==> flow/design.v <==
module spi_port (
    input wire clk,                
    input wire rst_n,              
    input wire spi_clk,           
    input wire spi_mosi,          
    output wire spi_miso,         
    input wire spi_cs_n,          
    output reg [15:0] capture_reg
);
    reg [15:0] shift_reg;          
    reg cs_n_prev;                 
    always @(posedge clk or negedge rst_n) begin
        if (!rst_n) begin
            shift_reg <= 16'b0;
            capture_reg <= 16'b0;
            cs_n_prev <= 1'b1;
        end else begin
            cs_n_prev <= spi_cs_n;
            if (!spi_cs_n) begin
                shift_reg <= {shift_reg[14:0], spi_mosi};
            end else if (cs_n_prev == 1'b0 && spi_cs_n == 1'b1) begin
                capture_reg <= shift_reg;
            end
        end
    end
    assign spi_miso = 1'b0;
    wire _unused_spi_clk = spi_clk;
endmodule
module config_memory #(
    parameter NUM_ADDRESSES = 8  
)(
    input wire clk,                    
    input wire rst_n,                  
    input wire [7:0] addr,             
    input wire [7:0] data_in,          
    input wire wr_en,                  
    input wire rd_en,                  
    output reg [7:0] data_out         
);
    reg [7:0] memory [0:NUM_ADDRESSES-1];  
    integer i;
    always @(posedge clk or negedge rst_n) begin
        if (!rst_n) begin
            for (i = 0; i < NUM_ADDRESSES; i = i + 1) begin
                memory[i] <= 8'b0;
            end
        end else if (wr_en && addr < NUM_ADDRESSES) begin
            memory[addr[2:0]] <= data_in;
        end
    end
    always @(posedge clk) begin
        if (rd_en) begin
            data_out <= (addr < NUM_ADDRESSES) ? memory[addr[2:0]] : 8'b0;
        end
    end
endmodule
module demux1to2 (
    input wire clk,                
    input wire rst_n,              
    input wire [7:0]sel,     
    input wire [7:0] d,            
    output wire [7:0] a,
    output wire [7:0] b            
);
    reg [7:0] a_hold;
    reg [7:0] b_hold;
    always @(posedge clk or negedge rst_n) begin
        if (!rst_n) begin
            a_hold <= 8'b0;
            b_hold <= 8'b0;
        end else begin
            case(sel)
                8'd0: a_hold <= d;
                8'd1: b_hold <= d;
                default: ;
            endcase
        end
    end
    assign a = (sel == 8'd0) ? d : a_hold;
    assign b = (sel == 8'd1) ? d : b_hold;
endmodule
module decimator (
    input wire clk,                
    input wire rst,                
    input wire [7:0] decimation_ratio,  
    input wire data,               
    output reg out,               
    output reg dec_clk            
);
    reg [7:0] counter;           
    always @(posedge clk or posedge rst) begin
        if (rst) begin
            counter <= 8'b0;
            out <= 1'b0;
            dec_clk <= 1'b0;
        end else begin
            if (decimation_ratio == 8'b1) begin
                out <= data;
            end else begin
                counter <= counter + 1;
                if (counter >= decimation_ratio-1) begin
                    counter <= 8'b0;
                    out <= data;
                    dec_clk <= ~dec_clk;
                end
            end
        end
    end
endmodule
module buffer #(
    parameter MAX_LENGTH = 256
)(
    input wire clk,             
    input wire rst,             
    input wire en,              
    input wire data_1,          
    input wire data_2,          
    input wire [7:0] length,    
    output reg [7:0] corr,      
    output reg pos,
    output reg neg
);
    reg [MAX_LENGTH-1:0] shift_reg_1;
    reg [MAX_LENGTH-1:0] shift_reg_2;
    reg [7:0] corr_neg;
    reg [7:0] corr_pos;
    integer i;
    always @(posedge clk or posedge rst) begin
        if (rst) begin
            shift_reg_1 <= {MAX_LENGTH{1'b0}};
            shift_reg_2 <= {MAX_LENGTH{1'b0}};
            pos <= 1'b0;
            neg <= 1'b0;
            corr <= 8'b0;
            corr_neg <= 8'b0;
            corr_pos <= 8'b0;
        end else if (en) begin
            shift_reg_1 <= {shift_reg_1[MAX_LENGTH-2:0], data_1};
            shift_reg_2 <= {shift_reg_2[MAX_LENGTH-2:0], data_2};
            corr <= corr + (data_1 ^ data_2) - (shift_reg_1[MAX_LENGTH - 1] ^ shift_reg_2[MAX_LENGTH - 1]) ;
            if (length > 1) begin
                corr_neg <= corr_neg + (shift_reg_1[0] ^ data_2) - (shift_reg_1[MAX_LENGTH - 1] ^ shift_reg_2[MAX_LENGTH - 2]);
                corr_pos <= corr_pos + (data_1 ^ shift_reg_2[0]) - (shift_reg_1[MAX_LENGTH - 2] ^ shift_reg_2[MAX_LENGTH - 1]);
            end
            if (corr_neg < corr_pos) begin
                neg <= 1'b1;
                pos <= 1'b0;
            end else if (corr_pos < corr_neg) begin
                pos <= 1'b1;
                neg <= 1'b0;
            end else begin
                pos <= 1'b0;
                neg <= 1'b0;
            end
        end
    end
endmodule
module top_module(
    input wire clk,
    input wire rst,
    input wire spi_mosi,
    input wire spi_cs_n,
    input wire mic_data_1,
    input wire mic_data_2,
    output wire [7:0] out,
    output wire pos,
    output wire neg
);
wire [7:0] addr;
wire [7:0] value;
wire wr_en = 1;
wire rd_en = 1;
wire [7:0] mem_out;
wire [7:0] decimation_ratio;
wire dec_data_1;
wire dec_data_2;
wire dec_clk;
wire [7:0] filter_length;
wire [7:0] filter_out;
wire [15:0] capture_reg;
wire dummy;
wire dummy2;
wire corr_dec_en;
assign addr = capture_reg[15:8];
assign value = capture_reg[7:0];
    spi_port u_spi_port(
        .clk(clk),
        .rst_n(!rst),
        .spi_clk(clk),
        .spi_mosi(spi_mosi),
        .spi_miso(dummy),
        .spi_cs_n(spi_cs_n),
        .capture_reg(capture_reg)
    );
    config_memory u_memory(
        .clk(clk),            
        .rst_n(!rst),          
        .addr(addr),     
        .data_in(value),  
        .wr_en(wr_en),          
        .rd_en(rd_en),          
        .data_out(mem_out) 
    );
    demux1to2 u_demux1to2(
        .clk(clk),
        .rst_n(!rst),
        .sel(addr),
        .d(mem_out),
        .a(decimation_ratio),  
        .b(filter_length)
    );
    decimator u_decimator_1(
        .clk(clk),              
        .rst(rst),              
        .decimation_ratio(decimation_ratio),
        .data(mic_data_1),             
        .out(dec_data_1),              
        .dec_clk(dec_clk)           
    );
    decimator u_decimator_2(
        .clk(clk),              
        .rst(rst),              
        .decimation_ratio(decimation_ratio),
        .data(mic_data_2),             
        .out(dec_data_2),              
        .dec_clk(dummy2)           
    );
    buffer u_buffer(
        .clk(clk),         
        .rst(rst),         
        .en(corr_dec_en),
        .data_1(dec_data_1),        
        .data_2(dec_data_2),        
        .length(filter_length),
        .corr(out),
        .pos(pos),
        .neg(neg)   
    );
reg dec_clk_q;
always @(posedge clk or posedge rst) begin
    if (rst) dec_clk_q <= 1'b0;
    else dec_clk_q <= dec_clk;
end
assign corr_dec_en = (decimation_ratio == 8'b1) | (dec_clk & ~dec_clk_q);
endmodule
**Tool chain data of top_module**

The steps from the RTL of top_module to its reports follow in flow order.
Lines are those of the file above, counted from 1.
Not given: n/a

- Top module: top_module
- Clock: clk
- Library: sky130hd
- Corner: tt_025C_1v80

**Word-level counts**

Counts by Yosys on the flattened word-level netlist (proc, flatten, opt, wreduce). Print and check cells are left out. Cells with the same type and inputs are merged into one.

- Input bits: 6
- Word-level cells: 91
- Output and inout bits: 10
- Register bits: 679

- Reductions and logical operators: 16
- Equal/unequal tests: 9
- Multiplexer cells: 12
- Add/subtract/negate cells: 9
- Bitwise logic cells: 12
- $lt $le $gt $ge: 6

Operators with widths:

| kind | count |
|---|---|
| >= comparator 8 x 32 -> 1 bit | 2 |
| parallel mux 8 bit (select 8 bit) | 1 |
| two-way mux 8 bit | 4 |
| adder 8 bit | 3 |
| subtractor 8 bit | 3 |
| AND reduction 2 bit | 11 |
| adder 8 x 1 -> 8 bit with constant B | 2 |
| == test 8 x 1 -> 1 bit with constant B | 2 |
| less-than comparator 8 bit | 2 |
| == test 3 bit with constant B | 4 |
| subtractor 8 x 1 -> 9 bit with constant B | 1 |
| greater-than comparator 8 x 1 -> 1 bit with constant B | 1 |
| less-than comparator 8 x 4 -> 1 bit with constant B | 1 |
| logical NOT 8 bit | 1 |
| two-way mux 1 bit | 7 |
| XOR 1 bit | 6 |
| == test 3 x 2 -> 1 bit with constant B | 2 |
| NOT 1 bit | 4 |
| nonzero test 2 bit | 2 |
| == test 3 x 1 -> 1 bit with constant B | 1 |
| logical NOT 3 bit | 1 |
| AND 1 bit | 1 |
| bitwise OR 1 bit | 1 |
| logical AND 1 bit | 1 |

**Depth**

Depth = most cells in a row (Yosys ltp): at word level without a register or memory, in the mapped netlist without a sequential cell, where the memories' decode and read muxes count.

- Depth in word-level cells: 6
- ABC_AREA: 0
- Mapped depth: 15
- Gate-level depth less buffers: 13

**After synthesis**

Yosys stat after the flow's synthesis: flattened, memories mapped to cells. It holds for the ABC_AREA given above (unset counts as 0); a run with the other value may have another netlist.
The area totals of this step are shown rounded.

- Flip-flop cells: 678
- Area of sequential cells: 17000 um^2
- Cell area after synthesis: 28000 um^2
- Standard cells after synthesis: 2935
- Buffers: 143

Cells by type:

| cell | count | area in all (um^2) |
|---|---|---|
| sky130_fd_sc_hd__dfrtp_1 | 669 | 1.67E+04 |
| sky130_fd_sc_hd__nand2_1 | 1577 | 5.92E+03 |
| sky130_fd_sc_hd__mux2_2 | 113 | 1272.47 |
| sky130_fd_sc_hd__ha_1 | 45 | 563.04 |
| sky130_fd_sc_hd__buf_2 | 63 | 315.302 |
| sky130_fd_sc_hd__clkbuf_1 | 76 | 285.274 |
| sky130_fd_sc_hd__o21ai_0 | 46 | 230.221 |
| sky130_fd_sc_hd__xor2_1 | 26 | 227.718 |
| sky130_fd_sc_hd__nor2_1 | 50 | 187.68 |
| sky130_fd_sc_hd__inv_1 | 49 | 183.926 |
| sky130_fd_sc_hd__dfxtp_1 | 8 | 160.154 |
| sky130_fd_sc_hd__a21oi_1 | 31 | 155.149 |
| sky130_fd_sc_hd__mux2i_1 | 12 | 120.115 |
| sky130_fd_sc_hd__xnor2_1 | 13 | 113.859 |
| sky130_fd_sc_hd__nor2b_1 | 15 | 93.84 |
| sky130_fd_sc_hd__a21o_1 | 10 | 75.072 |
| sky130_fd_sc_hd__fa_1 | 3 | 60.058 |
| sky130_fd_sc_hd__nand3_1 | 11 | 55.053 |

Other cell types: 41; their cells: 118.
By module: a second synthesis without flattening, with its own total; a netlist apart from the flattened one above.

- Cells (unflattened synthesis): 1863
- Area total of the unflattened synthesis: 28000 um^2

Each row is one instance without its submodules.

Modules:

| module | sequential area (um^2) | area (um^2) | times used | cells |
|---|---|---|---|---|
| buffer | 13000 | 21000 | 1 | 1325 |
| config_memory | 1800 | 3300 | 1 | 229 |
| decimator | 250 | 830 | 2 | 97 |
| spi_port | 830 | 1300 | 1 | 72 |
| demux1to2 | 400 | 660 | 1 | 36 |
| top_module | 25 | 66 | 1 | 7 |

**Path before layout**

Path of least setup slack by OpenSTA after synthesis, without wires, with an ideal clock, recovery checks aside; 20% of the period is set as input and as output delay. Where synthesis merged equal registers, the netlist keeps one of their names.

- Kind: register -> register
- From: register u_spi_port.capture_reg[12]
- To: register u_decimator_2.out
- Buffers on the path: 2
- Launch time at the first pin: 0 ps
- Arrival time: 3993 ps
- Library setup time: 125 ps
- Data required time: 7875 ps
- Clock period: 8000 ps
- Delay of the path: 4118 ps
- Slack: 3882 ps
- Driving pins on the path: 16
- Synthesis period reached: 4118 ps

"delay of the path" = arrival - input delay + setup time.
"driving pins on the path" counts driving pins, that of a launching flip-flop among them; a cell with two outputs on the path counts twice.
"synthesis period reached" = period - worst setup slack (recovery checks aside). The figure is calculated, with input and output delays left at 20% of the set period.
The rows between start and end are the longest chain of elaborated cells between them; the timing report does not say that the signal goes this way. Where chains are equally long, one stands for them.
Each line given opens the expression or statement behind the cell; cells for indexed reads and writes are added by Yosys, which also makes memories of some case tables.
A register here has more assigning lines than the two given.

- Cells stage by stage: sky130_fd_sc_hd__dfrtp_1 -> sky130_fd_sc_hd__or4_1 -> sky130_fd_sc_hd__buf_2 -> sky130_fd_sc_hd__nor3_4 -> sky130_fd_sc_hd__buf_2 -> sky130_fd_sc_hd__mux2i_1 -> sky130_fd_sc_hd__ha_1 -> sky130_fd_sc_hd__xor2_1 -> sky130_fd_sc_hd__ha_1 -> sky130_fd_sc_hd__o21ai_0 -> sky130_fd_sc_hd__o21bai_1 -> sky130_fd_sc_hd__a21oi_1 -> sky130_fd_sc_hd__a2111oi_2 -> sky130_fd_sc_hd__o22ai_1 -> sky130_fd_sc_hd__o21ai_1 -> sky130_fd_sc_hd__mux2_2
- Cells in the longest elaborated chain: 6
- Elaborated cells on any way between the ends: 8
- Those cells by class: add/sub (1); compare (1); eq/ne (1); mux (3); reduce/logical (2)

Ends and longest elaborated chain, after synthesis:

| what | RTL line | text |
|---|---|---|
| start, declared | 8 | `output reg [15:0] capture_reg` |
| start, assigned | 15 | `capture_reg <= 16'b0;` |
| start, assigned | 22 | `capture_reg <= shift_reg;` |
| logical NOT 8 bit | 79 | `assign a = (sel == 8'd0) ? d : a_hold;` |
| two-way mux 8 bit | 79 |  |
| subtractor 8 x 1 -> 9 bit | 101 | `if (counter >= decimation_ratio-1) begin` |
| >= comparator 8 x 32 -> 1 bit | 101 |  |
| two-way mux 1 bit | 101 |  |
| two-way mux 1 bit | 97 | `if (decimation_ratio == 8'b1) begin` |
| end, assigned | 98 | `out <= data;` |
| end, assigned | 103 | `out <= data;` |
| end, declared | 87 | `output reg out,` |

**Worst path after layout**

From the final timing report of run 1: the path of least setup slack in the routed layout; clock arrival at registers is part of the times.
The report prints the path's times to 10 ps; the period is as set.

- Kind: register -> register
- From: register u_spi_port.capture_reg[8]
- To: register u_decimator_2.out
- Clock period: 6500 ps
- Driving pins on the path: 14
- Buffers on the path: 0
- Launch time at the first pin: 580 ps
- Library setup time: 70 ps
- Data required time: 7040 ps
- Slack: 1760 ps
- Arrival time: 5280 ps

The rows between start and end are the longest chain of elaborated cells between them; the timing report does not say that the signal goes this way. Where chains are equally long, one stands for them.
A register here has more assigning lines than the two given.

- Cells stage by stage: sky130_fd_sc_hd__dfrtp_2 -> sky130_fd_sc_hd__or3_1 -> sky130_fd_sc_hd__nor3_4 -> sky130_fd_sc_hd__mux2i_1 -> sky130_fd_sc_hd__ha_1 -> sky130_fd_sc_hd__xor2_1 -> sky130_fd_sc_hd__ha_1 -> sky130_fd_sc_hd__o21ai_0 -> sky130_fd_sc_hd__o21bai_1 -> sky130_fd_sc_hd__a21oi_1 -> sky130_fd_sc_hd__a2111oi_2 -> sky130_fd_sc_hd__o21ai_0 -> sky130_fd_sc_hd__o21ai_1 -> sky130_fd_sc_hd__mux2_2
- Cells in the longest elaborated chain: 6
- Elaborated cells on any way between the ends: 8
- Those cells by class: add/sub (1); compare (1); eq/ne (1); mux (3); reduce/logical (2)

Ends and longest elaborated chain, after layout:

| what | RTL line | text |
|---|---|---|
| start, declared | 8 | `output reg [15:0] capture_reg` |
| start, assigned | 15 | `capture_reg <= 16'b0;` |
| start, assigned | 22 | `capture_reg <= shift_reg;` |
| logical NOT 8 bit | 79 | `assign a = (sel == 8'd0) ? d : a_hold;` |
| two-way mux 8 bit | 79 |  |
| subtractor 8 x 1 -> 9 bit | 101 | `if (counter >= decimation_ratio-1) begin` |
| >= comparator 8 x 32 -> 1 bit | 101 |  |
| two-way mux 1 bit | 101 |  |
| two-way mux 1 bit | 97 | `if (decimation_ratio == 8'b1) begin` |
| end, assigned | 98 | `out <= data;` |
| end, assigned | 103 | `out <= data;` |
| end, declared | 87 | `output reg out,` |

==> results <==
Top module top_module; platform sky130hd; tools Yosys and OpenROAD; 5 stored runs in no particular order. Input and output delays are each 20% of the period that was set; the output load is 0.01 pF.
"reached clock period" means the clock period less the worst setup slack. The figure is calculated, with input and output delays left at 20% of the set period.
"worst path time" = time allowed to the worst setup path (clock period - input delay - output delay, where it has them) - its slack; a late launch clock adds to it, a late capture clock takes from it.
"total power of the final layout" is the tool's figure for a default switching activity; nothing was simulated.
"worst path time" is given in steps of 10 ps.
Measured values are rounded.
Among the settings, -- means not set for that run.
A result given as -- is not shown for that run.

| item | run 1 | run 2 | run 3 | run 4 | run 5 |
|---|---|---|---|---|---|
| ABC_AREA | 0 | -- | -- | -- | -- |
| CAP_MARGIN | 5 | 20 | 20 | 20 | 20 |
| CELL_PAD_IN_SITES_DETAIL_PLACEMENT | 0 | -- | 2 | 1 | 2 |
| CELL_PAD_IN_SITES_GLOBAL_PLACEMENT | 3 | -- | 3 | 2 | 1 |
| CORE_ASPECT_RATIO | 1.06 | -- | -- | 1.47 | -- |
| CORE_MARGIN | 8 | 2 | 9 | 2 | 9 |
| CTS_CLUSTER_DIAMETER | 382 | -- | -- | 382 | -- |
| CTS_CLUSTER_SIZE | 58 | -- | 11 | -- | 11 |
| GPL_ROUTABILITY_DRIVEN | 1 | -- | 0 | -- | 0 |
| HOLD_SLACK_MARGIN | 0.22 | -- | 0.17 | 0.22 | -- |
| MIN_ROUTING_LAYER | met2 | -- | -- | met2 | -- |
| SETUP_SLACK_MARGIN | 1.13 | -- | -- | -- | -- |
| SLEW_MARGIN | 10 | 20 | 25 | 20 | 25 |
| period_ns | 6.5 | 4.74 | 5.49 | 8.0 | 3.68 |
| CORE_UTILIZATION | 40 | 40 | 72 | 40 | 72 |
| GPL_TIMING_DRIVEN | -- | -- | 0 | -- | 0 |
| TNS_END_PERCENT | -- | -- | 10 | -- | 10 |
| reached clock period (ps) | 4738 | 4316 | -- | 5072 | -- |
| worst path time (ps) | 4740 | 4320 | -- | 5070 | -- |
| kind of the worst setup path | register -> register | register -> register | -- | register -> register | -- |
| die outline area (um^2) | 78000 | 71000 | -- | 71000 | -- |
| area of the standard cells in the finished layout (um^2) | 29000 | 31000 | -- | 31000 | -- |
| final setup TNS (ps) | 0 | 0 | -- | 0 | -- |
| post-route worst hold slack (ps) | 400 | 450 | -- | 370 | -- |
| final utilization (%) | 42 | 45 | -- | 45 | -- |
| netlist area reported by Yosys (um^2) | 28000 | 28000 | -- | 28000 | -- |
| smallest setup slack (ps) | 1800 | 420 | -- | 2900 | -- |
| total power of the final layout (uW) | 11000 | 18000 | -- | 11000 | -- |

Run 3: unfinished; error GPL-0301 in placement
Run 5: unfinished; error GPL-0301 in placement
